==> flow/design.v <==
`default_nettype none
module as2650(
	input reset,
	output [12:0] adr,
	input [7:0] dbus_in,
	output [7:0] dbus_out,
	output oeb,
	output rw,
	output opreq,
	output wrp,
	output m_io,
	output d_c,
	input sense,
	output flag,
	input clk
);
	reg [7:0] r0;
	reg [7:0] r123[2:0];
	reg [7:0] r123_2[2:0];
	reg [14:0] pc;
	reg [7:0] psu;
	reg [7:0] psl;
	reg [7:0] ins_reg;
	reg [14:0] stack[7:0];
	reg [7:0] cycle;
	reg halted;
	reg [7:0] holding_reg;
	reg [7:0] addr_buff;
	reg [1:0] idx_ctrl;
	assign flag = psu[6];
	reg r_opreq;
	assign opreq = r_opreq;
	reg r_rw;
	assign rw = r_rw;
	reg [12:0] r_addr;
	assign adr = r_addr;
	reg r_m_io;
	assign m_io = r_m_io;
	reg r_d_c;
	assign d_c = r_d_c;
	reg r_wrp;
	assign wrp = r_wrp;
	reg [7:0] b_buf;
	assign oeb = r_rw ? 0 : 1;
	assign dbus_out = b_buf;
	wire [7:0] instr_reg = ins_reg[1:0] == 0 ? r0 : (psl[4] ? r123_2[ins_reg[1:0] - 1] : r123[ins_reg[1:0] - 1]);
	wire [7:0] instr_reg_p1 = instr_reg + 1;
	wire [7:0] instr_reg_m1 = instr_reg - 1;
	wire [14:0] branch_addr = pc + (dbus_in[6:0] >= 64 ? -(64 - (dbus_in[6:0] - 64)) : dbus_in[6:0]);
	wire carry = psl[0];
	wire overflow = psl[2];
	wire [7:0] rrr = psl[3] ? {carry, instr_reg[7:1]} : {instr_reg[0], instr_reg[7:1]};
	wire [7:0] rrl = psl[3] ? {instr_reg[6:0], carry} : {instr_reg[6:0], instr_reg[7]};
	wire [7:0] input1 = ins_reg[3:2] == 0 ? holding_reg : instr_reg;
	wire [7:0] input2 = ins_reg[3:2] == 0 ? instr_reg : holding_reg;
	wire [7:0] alu_next = alu_step(input1, input2);
	wire [16:0] mul_res = r0 * (psl[4] ? r123_2[0] : r123[0]);
	always @(posedge clk) begin
		if(reset) begin
			pc <= 0;
			r0 <= 0;
			r123[0] <= 0;
			r123[1] <= 0;
			r123[2] <= 0;
			r123_2[0] <= 0;
			r123_2[1] <= 0;
			r123_2[2] <= 0;
			psu <= 0;
			psl <= 0;
			cycle <= 0;
			r_opreq <= 0;
			r_rw <= 0;
			r_addr <= 0;
			r_m_io <= 1;
			r_d_c <= 0;
			r_wrp <= 0;
			halted <= 0;
			idx_ctrl <= 0;
			b_buf <= 0;
		end else if(!halted) begin
			psu[7] <= sense;
			cycle <= cycle + 1;
			if(cycle == 0) begin  
				idx_ctrl <= 0;
				r_m_io <= 1;
				r_opreq <= 1;
				r_rw <= 0;
				r_addr <= pc[12:0];
				pc <= pc + 1;
			end else if(cycle == 1) begin  
				ins_reg <= dbus_in;
				r_opreq <= 0;
			end else begin
				if(ins_reg[4]) begin
					if(ins_reg[3]) begin
						if(ins_reg == 'h9B || ins_reg == 'hBB) begin
							if(cycle == 2) begin  
								pc <= pc + 1;
								r_addr <= pc[12:0];
								r_opreq <= 1;
								r_rw <= 0;
							end else if(cycle == 3) begin  
								if(dbus_in[7]) begin  
									r_addr <= branch_addr[12:0];
									r_opreq <= 1;
									r_rw <= 0;
									cycle <= 8;
									ins_reg <= ins_reg == 'h9B ? 'h1B : 'h3B;
								end else begin  
									pc <= {1'b0, 1'b0, branch_addr[12:0]};
									r_opreq <= 0;
									cycle <= 0;
								end
							end
						end else if(ins_reg == 'h9F || ins_reg == 'hBF) begin
							if(cycle == 2) begin
								pc <= pc + 1;
								r_addr <= pc;
								r_opreq <= 1;
								r_rw <= 0;
							end else if(cycle == 3) begin
								addr_buff <= dbus_in;
								pc <= pc + 1;
								r_addr <= pc;
							end else if(cycle == 4) begin
								if(ins_reg == 'hBF) begin
									stack[psu[2:0]] <= pc;
									psu[2:0] <= psu[2:0] + 1;
								end
								if(addr_buff[7]) begin  
									r_addr <= {addr_buff[4:0], dbus_in};
								end else begin  
									r_opreq <= 0;
									pc <= {addr_buff[4:0], dbus_in} + (psl[4] ? r123_2[2] : r123[2]);
									cycle <= 0;
								end
							end else if(cycle == 5) begin
								addr_buff <= dbus_in;
								r_addr <= r_addr + 1;
							end else if(cycle == 6) begin
								pc <= {addr_buff[6:0], dbus_in};
								r_opreq <= 0;
								cycle <= 0;
							end
						end else begin
							if(cycle == 2) begin
								if(ins_reg[7:4] == 'h5 || ins_reg[7:4] == 'h7 || ins_reg[7:4] == 'hD || ins_reg[7:4] == 'hF) begin
									write_reg(ins_reg[7:4] == 'hD ? instr_reg_p1 : (ins_reg[7:4] == 'hF ? instr_reg_m1 : instr_reg), ins_reg[1:0]);
									if((ins_reg[7:4] == 'hD ? instr_reg_p1 : (ins_reg[7:4] == 'hF ? instr_reg_m1 : instr_reg)) == 0) begin  
										pc <= pc + (ins_reg[2] ? 2 : 1);
										cycle <= 0;
									end else begin
										pc <= pc + 1;
										r_addr <= pc;
										r_opreq <= 1;
										r_rw <= 0;
									end
								end else begin
									if(
										((ins_reg[7:4] == 'h1 || ins_reg[7:4] == 'h3)
										&&
										(ins_reg[1:0] != 'b11 && ins_reg[1:0] != psl[7:6]))
										||
										((ins_reg[7:4] == 'h9 || ins_reg[7:4] == 'hB)
										&&
										(ins_reg[1:0] == psl[7:6]))
										) begin  
										pc <= pc + (ins_reg[2] ? 2 : 1);
										cycle <= 0;
									end else begin
										pc <= pc + 1;
										r_addr <= pc;
										r_opreq <= 1;
										r_rw <= 0;
									end
								end
							end else if(cycle == 3) begin
								if(!ins_reg[2]) begin  
									if(dbus_in[7]) begin  
										r_addr <= branch_addr[12:0];
										cycle <= 8;
									end else begin  
										push_stack();
										pc <= branch_addr[12:0];
										r_opreq <= 0;
										cycle <= 0;
									end
								end else begin  
									addr_buff <= dbus_in;
									pc <= pc + 1;
									r_addr <= pc;
								end
							end else if(cycle == 4) begin  
								if(addr_buff[7]) begin  
									r_addr <= {addr_buff[4:0], dbus_in};
									cycle <= 8;
								end else begin  
									push_stack();
									pc <= {addr_buff[6:0], dbus_in};
									r_opreq <= 0;
									cycle <= 0;
								end
							end else if(cycle == 8) begin  
								addr_buff <= dbus_in;
								r_addr <= r_addr + 1;
							end else if(cycle == 9) begin  
								push_stack();
								pc <= {dbus_in[4:0], addr_buff};
								r_opreq <= 0;
								cycle <= 0;
							end
						end
					end else begin
						if((ins_reg[7:4] == 'h1 || ins_reg[7:4] == 'h3) && ins_reg[2]) begin
							if(cycle == 2) begin
								if(ins_reg[1:0] == 'b11 || ins_reg[1:0] == psl[7:6]) begin  
									pc <= stack[psu[2:0] - 3'd1];
									psu[2:0] <= psu[2:0] - 1;
									if(ins_reg[7:4] == 'h3) begin  
										psu[5] <= 0;
									end
									cycle <= 0;
								end else begin  
									cycle <= 0;
								end
							end
						end else if((ins_reg[7:4] == 'h3 || ins_reg[7:4] == 'h7) && !ins_reg[2]) begin
							if(cycle == 2) begin
								r_opreq <= 1;
								r_rw <= 0;
								r_m_io <= 0;
								r_d_c <= ins_reg[7:4] == 'h7 ? 1 : 0;
							end else if(cycle == 3) begin
								set_cc_for(dbus_in);
								write_reg(dbus_in, ins_reg[1:0]);
								r_opreq <= 0;
								r_m_io <= 1;
								cycle <= 0;
							end
						end else if((ins_reg[7:4] == 'hB || ins_reg[7:4] == 'hF) && !ins_reg[2]) begin
							if(cycle == 2) begin
								r_opreq <= 1;
								r_rw <= 1;
								b_buf <= instr_reg;
								r_m_io <= 0;
								r_d_c <= ins_reg[7:4] == 'hF ? 1 : 0;
							end else if(cycle == 3) begin
								r_wrp <= 1;
							end else if(cycle == 4) begin
								r_wrp <= 0;
								r_opreq <= 0;
								r_rw <= 0;
								r_m_io <= 1;
								cycle <= 0;
							end
						end else if(ins_reg[7:4] == 'h5 && !ins_reg[2]) begin
							if(cycle == 2) begin
								if(psl[3]) begin
									psl[0] <= instr_reg[0];
									psl[5] <= instr_reg[6];
								end
								set_cc_for(rrr);
								write_reg(rrr, ins_reg[1:0]);
								cycle <= 0;
							end
						end else if(ins_reg[7:4] == 'hD && !ins_reg[2]) begin
							if(cycle == 2) begin
								if(psl[3]) begin
									psl[0] <= instr_reg[7];
									psl[5] <= instr_reg[4];
								end
								set_cc_for(rrl);
								write_reg(rrl, ins_reg[1:0]);
								cycle <= 0;
							end
						end else if(ins_reg[7:4] >= 'h94 && ins_reg[7:4] <= 'h97) begin  
							if(cycle == 2) begin
								write_reg(instr_reg + (psl[0] ? 0 : 'hA0) + (psl[5] ? 0 : 'h0A), ins_reg[1:0]);
								cycle <= 0;
							end
						end else begin
							if(cycle == 2) begin
								if(ins_reg == 'h90) begin  
									if(psl[4]) begin
										r123_2[1] <= mul_res[7:0];
										r123_2[2] <= mul_res[15:8];
									end else begin
										r123[1] <= mul_res[7:0];
										r123[2] <= mul_res[15:8];
									end
									cycle <= 0;
								end else if(ins_reg == 'h91) begin  
									if(psl[4]) begin
										r0 <= r123_2[0];
										r123_2[0] <= r0;
									end else begin
										r0 <= r123[0];
										r123[0] <= r0;
									end
									cycle <= 0;
								end else if(ins_reg == 'h10) begin  
									r0 <= stack[psu[2:0] - 3'd1][7:0];
									if(psl[4]) begin
										r123_2[0] <= stack[psu[2:0] - 3'd1][14:8];
									end else begin
										r123[0] <= stack[psu[2:0] - 3'd1][14:8];
									end
									psu[2:0] <= psu[2:0] - 1;
									cycle <= 0;
								end else if(ins_reg == 'h11) begin  
									stack[psu[2:0] - 3'd1][7:0] <= r0;
									if(psl[4]) begin
										stack[psu[2:0]][14:8] <= r123_2[0];
									end else begin
										stack[psu[2:0]][14:8] <= r123[0];
									end
									psu[2:0] <= psu[2:0] + 1;
									cycle <= 0;
								end else if(ins_reg == 'h12) begin
									r0 <= psu;
									set_cc_for(r0);
									cycle <= 0;
								end else if(ins_reg == 'h13) begin
									r0 <= psl;
									set_cc_for(r0);
									cycle <= 0;
								end else if(ins_reg == 'h92) begin
									psu <= r0;
								end else if(ins_reg == 'h93) begin
									psl <= r0;
								end else begin
									r_rw <= 0;
									r_opreq <= 1;
									pc <= pc + 1;
									r_addr <= pc;
								end
							end else if(cycle == 3) begin
								if(ins_reg == 'h74) begin
									psu <= psu & ~dbus_in;
								end else if(ins_reg == 'h75) begin
									psl <= psl & ~dbus_in;
								end else if(ins_reg == 'h76) begin
									psu <= psu | dbus_in;
								end else if(ins_reg == 'h77) begin
									psl <= psl | dbus_in;
								end else if(ins_reg == 'hB4 || ins_reg == 'hB6) begin
									psl[7:6] <= (psu & dbus_in) == dbus_in ? 0 : 2;
								end else if(ins_reg == 'hB5 || ins_reg == 'hB7) begin
									psl[7:6] <= (psl & dbus_in) == dbus_in ? 0 : 2;
								end else if(ins_reg >= 'hF4 && ins_reg <= 'hF7) begin  
									psl[7:6] <= (instr_reg & dbus_in) == dbus_in ? 0 : 2;
								end
								r_opreq <= 0;
								cycle <= 0;
							end
						end
					end
				end else begin
					if(cycle == 2) begin
						if(ins_reg == 'h40) begin  
							halted <= 1;
							cycle <= 0;
						end else if(ins_reg == 'hC0) begin  
							cycle <= 0;
						end else begin
							if(ins_reg[3:2] == 0) begin  
								if(ins_reg[7:4] == 0) begin  
									r0 <= instr_reg;
									set_cc_for(instr_reg);
									cycle <= 0;
								end else if(ins_reg[7:4] == 'hC && ins_reg[3:2] == 0) begin  
									write_reg(r0, ins_reg[1:0]);
									set_cc_for(r0);
									cycle <= 0;
								end else begin  
									holding_reg <= r0;
									cycle <= 4;
								end
							end else begin
								r_opreq <= 1;
								r_rw <= 0;
								r_addr <= pc[12:0];
								pc <= pc + 1;
								if(ins_reg[3:2] == 1) begin
									cycle <= 3;
								end else if(ins_reg[3:2] == 2) begin
									cycle <= 'b10_000000;
								end else if(ins_reg[3:2] == 3) begin
									cycle <= 'b11_000000;
								end
							end
						end
					end else if(cycle == 3) begin
						r_opreq <= 0;
						holding_reg <= dbus_in;
					end else if(cycle == 4) begin
						if(ins_reg[7:5] == 7) begin
							if(psl[1]) begin
								psl[7:6] <= input1 > input2 ? 'b01 : (input1 < input2 ? 'b10 : 'b00);
							end else begin
								psl[7:6] <= input1[7] == input2[7] ? (input1 > input2 ? 'b01 : (input1 < input2 ? 'b10 : 'b00)) : (input1[7] ? 'b10 : 'b01);
							end
						end else begin
							set_cc_for(alu_next);
							write_reg(alu_next, idx_ctrl != 0 || ins_reg[3:2] == 0 ? 0 : ins_reg[1:0]);
							if(ins_reg[7:5] == 4 || ins_reg[7:5] == 5) begin
								psl[5] <= alu_next[4];
								psl[2] <= input1[7] == input2[7] && alu_next[7] != input1[7];
								psl[0] <= alu_next < input1;
							end
						end
						r_opreq <= 0;
						cycle <= 0;
					end
					else if(cycle == 8) begin
						if(ins_reg >= 'hC4 && ins_reg <= 'hC7) begin
							cycle <= 0;
						end else begin
							r_wrp <= 1;
						end
					end else if(cycle == 9) begin
						r_rw <= 0;
						r_wrp <= 0;
						r_opreq <= 0;
						cycle <= 0;
					end
					else if(cycle == 'b10_000000) begin
						cycle <= dbus_in[7] ? 'b01_000000 : (ins_reg[7:5] == 6 ? 8 : 3);  
						r_addr <= pc[12:0] + 1 + (dbus_in[6:0] >= 64 ? -(64 - (dbus_in[6:0] - 64)) : dbus_in[6:0]);  
						if(!dbus_in[7]) begin
							setup_read();
						end
					end
					else if(cycle == 'b11_000000) begin
						addr_buff <= dbus_in;  
						r_addr <= r_addr + 1;  
						pc <= pc + 1;
					end else if(cycle == 'b11_000001) begin
						cycle <= addr_buff[7] ? 'b01_000000 : (ins_reg[7:5] == 6 ? 8 : 3);  
						idx_ctrl <= addr_buff[6:5];
						if(!addr_buff[7]) begin
							if(addr_buff[6:5] == 0) begin
								r_addr <= {addr_buff[4:0], dbus_in};
							end else begin
								r_addr <= {addr_buff[4:0], dbus_in} + (addr_buff[6:5] == 1 ? instr_reg_p1 : (addr_buff[6:5] == 2 ? instr_reg_m1 : instr_reg));
								write_reg(addr_buff[6:5] == 1 ? instr_reg_p1 : (addr_buff[6:5] == 2 ? instr_reg_m1 : instr_reg), ins_reg[1:0]);
							end
							setup_read();
						end else begin
							r_addr <= {addr_buff[4:0], dbus_in};
						end
					end
					else if(cycle == 'b01_000000) begin
						addr_buff <= dbus_in;  
						r_addr <= r_addr + 1;  
					end else if(cycle == 'b01_000001) begin
						if(idx_ctrl == 0) begin
							r_addr <= {addr_buff[4:0], dbus_in};
						end else begin
							r_addr <= {addr_buff[4:0], dbus_in} + (idx_ctrl[1:0] == 1 ? instr_reg_p1 : (idx_ctrl[1:0] == 2 ? instr_reg_m1 : instr_reg));
							write_reg(idx_ctrl[1:0] == 1 ? instr_reg_p1 : (idx_ctrl[1:0] == 2 ? instr_reg_m1 : instr_reg), ins_reg[1:0]);
						end
						cycle <= ins_reg[7:5] == 6 ? 8 : 3;  
						setup_read();
					end
				end
			end
		end
	end
	task write_reg(input [7:0] data, input [1:0] r_addr);
		begin
			if(r_addr == 0) begin
				r0 <= data;
			end else begin
				if(psl[4]) begin
					r123_2[r_addr - 1] <= data;
				end else begin
					r123[r_addr - 1] <= data;
				end
			end
		end
	endtask
	task push_stack();
		begin
			if(ins_reg[7:4] == 'h3 || ins_reg[7:4] == 'h7 || ins_reg[7:4] == 'hB) begin
				stack[psu[2:0]] <= pc;
				psu[2:0] <= psu[2:0] + 1;
			end
		end
	endtask
	task set_cc_for(input [7:0] val);
		begin
			psl[7:6] <= val > 127 ? 'b10 : (val != 0 ? 'b01 : 'b00);
		end
	endtask
	task setup_read();
		begin
			if(ins_reg[7:4] == 'hC) begin
				r_rw <= 1;
				b_buf <= addr_buff[6:5] != 0 ? r0 : instr_reg;  
				cycle <= 8;
			end
		end
	endtask
	function [7:0] alu_step(input [7:0] input1, input [7:0] input2);
		begin
			if(ins_reg[7:5] == 1) begin
				alu_step = input1 ^ input2;
			end else if(ins_reg[7:5] == 2) begin
				alu_step = input1 & input2;
			end else if(ins_reg[7:5] == 3) begin
				alu_step = input1 | input2;
			end else if(ins_reg[7:5] == 4) begin
				alu_step = input1 + input2 + (psl[3] && psl[0]);
			end else if(ins_reg[7:5] == 5) begin
				alu_step = input1 + ~input2 + (!psl[3] || psl[0]);
			end else begin
				alu_step = input2;
			end
		end
	endfunction
endmodule
Reports on as2650
What the tools print for as2650, step after step.
Lines are those of the file above, counted from 1.
Operators carry their Yosys type and port widths (W data, S select, Z words).
Library cell names are shortened.
{ "inputs": {"top_module": "as2650", "clock": "clk", "lib": "sky130hd", "corner": "tt_025C_1v80"} }

Elaborated design
Source: Yosys, flattened and elaborated, memories not mapped. Widths are those after wreduce. Registers that Yosys merges into a memory's read port (data or address) are not register bits. Print and check cells do not count.
Memory sizes are those after Yosys's memory passes, which may raise the word count (mostly to a power of two), join words into wider ones and drop unused or constant bits.
{ "word_totals": {"register_bits": 100, "latchBits": 0, "ram_bits": 184, "rom_bits": 0, "memories": 3, "inputBits": 11, "elab_cells": 2238} }
{ "memory_table": {"columns": ["name", "size", "word_bits", "line", "source"], "rows": [
  ["stack", 8, 15, 24, "reg [14:0] stack[7:0];"],
  ["r123", 4, 8, 18, "reg [7:0] r123[2:0];"],
  ["r123_2", 4, 8, 19, "reg [7:0] r123_2[2:0];"]
]} }
{ "op_classes": {"addsub": 26, "n_mul": 1, "div": 0, "compare": 16, "n_eq": 330, "n_shift": 0, "muxes": 1688, "bitwise": 45, "reduce_and_logical": 101} }
{ "op_table": {"columns": ["cell", "n"], "rows": [
  ["$mux W8", 585],
  ["$mux W15", 158],
  ["$mux W1", 709],
  ["$mux W13", 54],
  ["$mux W2", 115],
  ["$mux W3", 57],
  ["$ne A5 B5 Y1 const B", 31],
  ["$ne A8 B8 Y1 const B", 19],
  ["$ne A4 B4 Y1 const B", 35],
  ["$eq A8 B8 Y1 const B", 16],
  ["$mul A8 B8 Y16", 1],
  ["$ne A6 B6 Y1 const B", 17],
  ["$ne A2 B2 Y1 const B", 49],
  ["$ne A7 B7 Y1 const B", 13],
  ["$ne A3 B3 Y1 const B", 30],
  ["$reduce_or A32 Y1", 2],
  ["$mux W32", 2],
  ["$reduce_and A29 Y1", 2],
  ["$ne A3 B2 Y1 const B", 19],
  ["$eq A8 B7 Y1 const B", 7],
  ["$reduce_bool A8 Y1", 7],
  ["$reduce_and A27 Y1", 2],
  ["$gt A8 B7 Y1 const B", 6],
  ["$and A8 B8 Y8", 6],
  ["$reduce_and A23 Y1", 2],
  ["$reduce_and A38 Y1", 1],
  ["$reduce_and A33 Y1", 1],
  ["$logic_not A32 Y1", 1]
]} }
Other operator kinds: 97; their cells: 260.

Logic depth
Longest topological path by Yosys (ltp), each cell counted once; first at word level (registers and memories cut), then after technology mapping (sequential cells cut; the memories' decode and read muxes count).
{ "depth": {"word_depth": 25, "abc_area": 0, "ltp_mapped": 26} }

Netlist
Source: synth_stat.txt of the flow (Yosys; design flattened, memories mapped). It holds for the ABC_AREA given above (unset counts as 0); a run with the other value may have another netlist.
{ "synth_totals": {"stdcells": 3609, "mapped_area_um2": 29045.4, "seq_area_um2": 7767.4, "flip_flops": 284, "buffers": 311} }
{ "types": {"columns": ["cell_type", "n", "type_area_um2"], "rows": [
  ["edfxtp_1", 208, 6245.99],
  ["dfxtp_1", 76, 1.52E+03],
  ["ha_1", 120, 1501.44],
  ["nand2_1", 390, 1.46E+03],
  ["a21oi_1", 267, 1.34E+03],
  ["nor2_1", 337, 1.26E+03],
  ["o21ai_0", 225, 1126.08],
  ["clkbuf_1", 267, 1E+03],
  ["mux2i_1", 97, 970.931],
  ["mux2_2", 79, 889.603],
  ["fa_1", 44, 880.845],
  ["mux4_2", 37, 833.299],
  ["xnor2_1", 88, 770.739],
  ["inv_1", 171, 641.866],
  ["o22ai_1", 83, 519.248],
  ["nand3_1", 95, 475.456],
  ["a211oi_1", 61, 457.939],
  ["o211ai_1", 54, 405.389]
]} }
Not listed: further types 82, cells in them 910.

Path before layout
Path of least setup slack by OpenSTA after synthesis, without wires, with an ideal clock, recovery checks aside; 20% of the period is set as input and as output delay. Where synthesis merged equal registers, the netlist keeps one of their names.
{ "synth_timing": {"path_type": "register to register", "from": "register ins_reg[0]", "to": "register (name not given)", "clock_period_ps": 8000, "setup_ps": 95, "arrival_time_ps": 6163, "required_time_ps": 7905, "slack_ps": 1741, "delay_ps": 6258, "stages": 24, "period_less_setup_slack_ps": 6259} }
"delay_ps" = arrival - input delay + setup time.
"stages": output pins that drive a net of the path, with the launching flip-flop's if there is one; two outputs of one cell count as two.
"period_less_setup_slack_ps" is the clock period less the worst setup slack; recovery checks do not enter. This is arithmetic on one report: input and output delays are still those of the set period (20% each).
{ "synth_via": {"path_cell_list": "edfxtp_1 -> buf_6 -> clkbuf_1 -> inv_1 -> ha_1 -> buf_2 -> buf_4 -> buf_1 -> mux4_2 -> a221oi_2 -> clkbuf_1 -> ha_1 -> clkbuf_1 -> or3_1 -> o32a_1 -> o21ai_0 -> mux2i_1 -> a2bb2oi_1 -> inv_1 -> ha_1 -> nand4_1 -> o21ai_0 -> or4_1 -> a221oi_1"} }
{ "synth_lines": {"columns": ["item", "line", "source"], "rows": [
  ["start: declaration", 23, "reg [7:0] ins_reg;"],
  ["start: assignment", 91, "ins_reg <= dbus_in;"],
  ["start: assignment", 108, "ins_reg <= ins_reg == 'h9B ? 'h1B : 'h3B;"]
]} }
No chain of elaborated cells between the ends is given.

Worst path after layout
From the final timing report of job 1: the path of least setup slack in the routed layout; clock arrival at registers is part of the times.
The report prints the path's times to 10 ps; the period is as set.
{ "layout_timing": {"path_type": "register to register", "from": "register ins_reg[1]", "to": "register r_addr[8]", "clock_period_ps": 7240, "setup_ps": 80, "arrival_time_ps": 7150, "required_time_ps": 7750, "slack_ps": 600, "stages": 23} }
Between the ends stands the longest chain of elaborated cells between them, by number of cells; it is not shown to be the way that was timed. Of several equally long chains one is given.
A line is the first line of the expression or statement that the cell stems from. Yosys adds cells for indexed reads and writes and turns some case tables into memories.
The chain passes a memory read, where the word-level depth is cut; so it can be longer than that depth.
At most two assigning lines are given for a register; there are more.
{ "layout_via": {"path_cell_list": "edfxtp_1 -> inv_1 -> ha_1 -> buf_4 -> mux2i_1 -> o22ai_1 -> nor3_2 -> buf_4 -> ha_1 -> a22oi_1 -> xnor2_1 -> ha_1 -> a21o_1 -> a21oi_1 -> o21bai_1 -> a21oi_1 -> o21bai_1 -> a21oi_1 -> nor2_1 -> a221o_1 -> nand3_1 -> a222oi_1 -> a211oi_1", "elab_chain_len": 22, "cells_between": 96, "classes_between": "add/sub: 5; eq/ne: 32; mux: 48; reduce/logical: 9; memory: 2"} }
{ "layout_lines": {"columns": ["item", "line", "source"], "rows": [
  ["start: declaration", 23, "reg [7:0] ins_reg;"],
  ["start: assignment", 91, "ins_reg <= dbus_in;"],
  ["start: assignment", 108, "ins_reg <= ins_reg == 'h9B ? 'h1B : 'h3B;"],
  ["$sub A2 B1 Y2", 46, "wire [7:0] instr_reg = ins_reg[1:0] == 0 ? r0 : (psl[4] ? r123_2[ins_reg[1:0] - 1] : r123[ins_reg[1:0] - 1]);"],
  ["$mem_v2 Z4 W8", 18, "reg [7:0] r123[2:0];"],
  ["$mux W8 x2", 46, null],
  ["$sub A8 B1 Y8", 48, "wire [7:0] instr_reg_m1 = instr_reg - 1;"],
  ["$mux W8 x2", 460, "r_addr <= {addr_buff[4:0], dbus_in} + (idx_ctrl[1:0] == 1 ? instr_reg_p1 : (idx_ctrl[1:0] == 2 ? instr_reg_m1 ..."],
  ["$add A13 B8 Y13", 460, null],
  ["$mux W13", 457, "if(idx_ctrl == 0) begin"],
  ["[6 not listed]", null, null],
  ["$mux W13", 415, "else if(cycle == 8) begin"],
  ["$mux W13", 396, "end else if(cycle == 4) begin"],
  ["$mux W13", 393, "end else if(cycle == 3) begin"],
  ["$mux W13", 359, "if(cycle == 2) begin"],
  ["$mux W13", 94, "if(ins_reg[4]) begin"],
  ["$mux W13", 90, "end else if(cycle == 1) begin"],
  ["$mux W13", 83, "if(cycle == 0) begin"],
  ["end: assignment", 88, "r_addr <= pc[12:0];"],
  ["end: assignment", 99, "r_addr <= pc[12:0];"],
  ["end: declaration", 35, "reg [12:0] r_addr;"]
]} }

Ticket comment

Measured results for as2650: 2 stored runs of the Yosys and OpenROAD flow on sky130hd. The settings differ; the order carries no meaning. The constraints put input and output delay at 20% of the set period each and load the outputs with 0.01 pF.
"timing.worst_path_ps" = time allowed to the worst setup path (clock period - input delay - output delay, where it has them) - its slack; a late launch clock adds to it, a late capture clock takes from it.
"total_power_uw" is the tool's figure for a default switching activity; nothing was simulated.
"timing.worst_path_ps" is given in steps of 10 ps.

Job 1
==> flow/run.sh <==
#!/bin/bash
# the make line also repeats the synthesis and layout settings of config.mk as NAME=value (left out here)
make -C /OpenROAD-flow-scripts/flow DESIGN_CONFIG=/design/flow/config.mk WORK_HOME=/design/flow/orfs CLKGATE_MAP_FILE= finish
==> flow/config.mk <==
export PLATFORM = sky130hd
export DESIGN_NAME = as2650
export DESIGN_NICKNAME = as2650
export VERILOG_FILES = /design/flow/design.v
export SDC_FILE = /design/flow/constraint.sdc
export NUM_CORES = 4
export LEC_CHECK = 0
export CAP_MARGIN = 20
export CORE_MARGIN = 2
export CORE_UTILIZATION = 40
export SETUP_SLACK_MARGIN = -0.52
export SLEW_MARGIN = 20
==> flow/constraint.sdc <==
create_clock -name core_clock -period 7.24 [get_ports {clk}]
set_input_delay 1.4480 -clock core_clock [delete_from_list [all_inputs] [get_ports {clk}]]
set_output_delay 1.4480 -clock core_clock [all_outputs]
set_load 0.01 [all_outputs]

==> results of job 1, as JSON <==
{
  "ws_hold_ps": 493,
  "yosys.chip_area_um2": 29045.4,
  "die_area_um2": 74785.8,
  "layout_utilization_frac": 0.447,
  "total_power_uw": 9795,
  "worst_setup_slack_ps": 603,
  "timing.worst_path_ps": 6640,
  "worst_path_kind": "register to register"
}

Job 2
==> flow/run.sh <==
#!/bin/bash
# the make line also repeats the synthesis and layout settings of config.mk as NAME=value (left out here)
make -C /OpenROAD-flow-scripts/flow DESIGN_CONFIG=/design/flow/config.mk WORK_HOME=/design/flow/orfs CLKGATE_MAP_FILE= finish
==> flow/config.mk <==
export PLATFORM = sky130hd
export DESIGN_NAME = as2650
export DESIGN_NICKNAME = as2650
export VERILOG_FILES = /design/flow/design.v
export SDC_FILE = /design/flow/constraint.sdc
export NUM_CORES = 4
export LEC_CHECK = 0
export ABC_AREA = 1
export CAP_MARGIN = 15
export CELL_PAD_IN_SITES_DETAIL_PLACEMENT = 0
export CELL_PAD_IN_SITES_GLOBAL_PLACEMENT = 0
export CORE_ASPECT_RATIO = 1.93
export CORE_MARGIN = 2
export CORE_UTILIZATION = 38
export CTS_CLUSTER_DIAMETER = 330
export CTS_CLUSTER_SIZE = 58
export HOLD_SLACK_MARGIN = 0.17
export MIN_ROUTING_LAYER = met2
export SETUP_SLACK_MARGIN = -0.03
export SLEW_MARGIN = 20
export TNS_END_PERCENT = 20
==> flow/constraint.sdc <==
create_clock -name core_clock -period 4.95 [get_ports {clk}]
set_input_delay 0.9900 -clock core_clock [delete_from_list [all_inputs] [get_ports {clk}]]
set_output_delay 0.9900 -clock core_clock [all_outputs]
set_load 0.01 [all_outputs]

==> results of job 2, as JSON <==
{
  "outcome": "did not finish, routing stopped with GRT-0116"
}
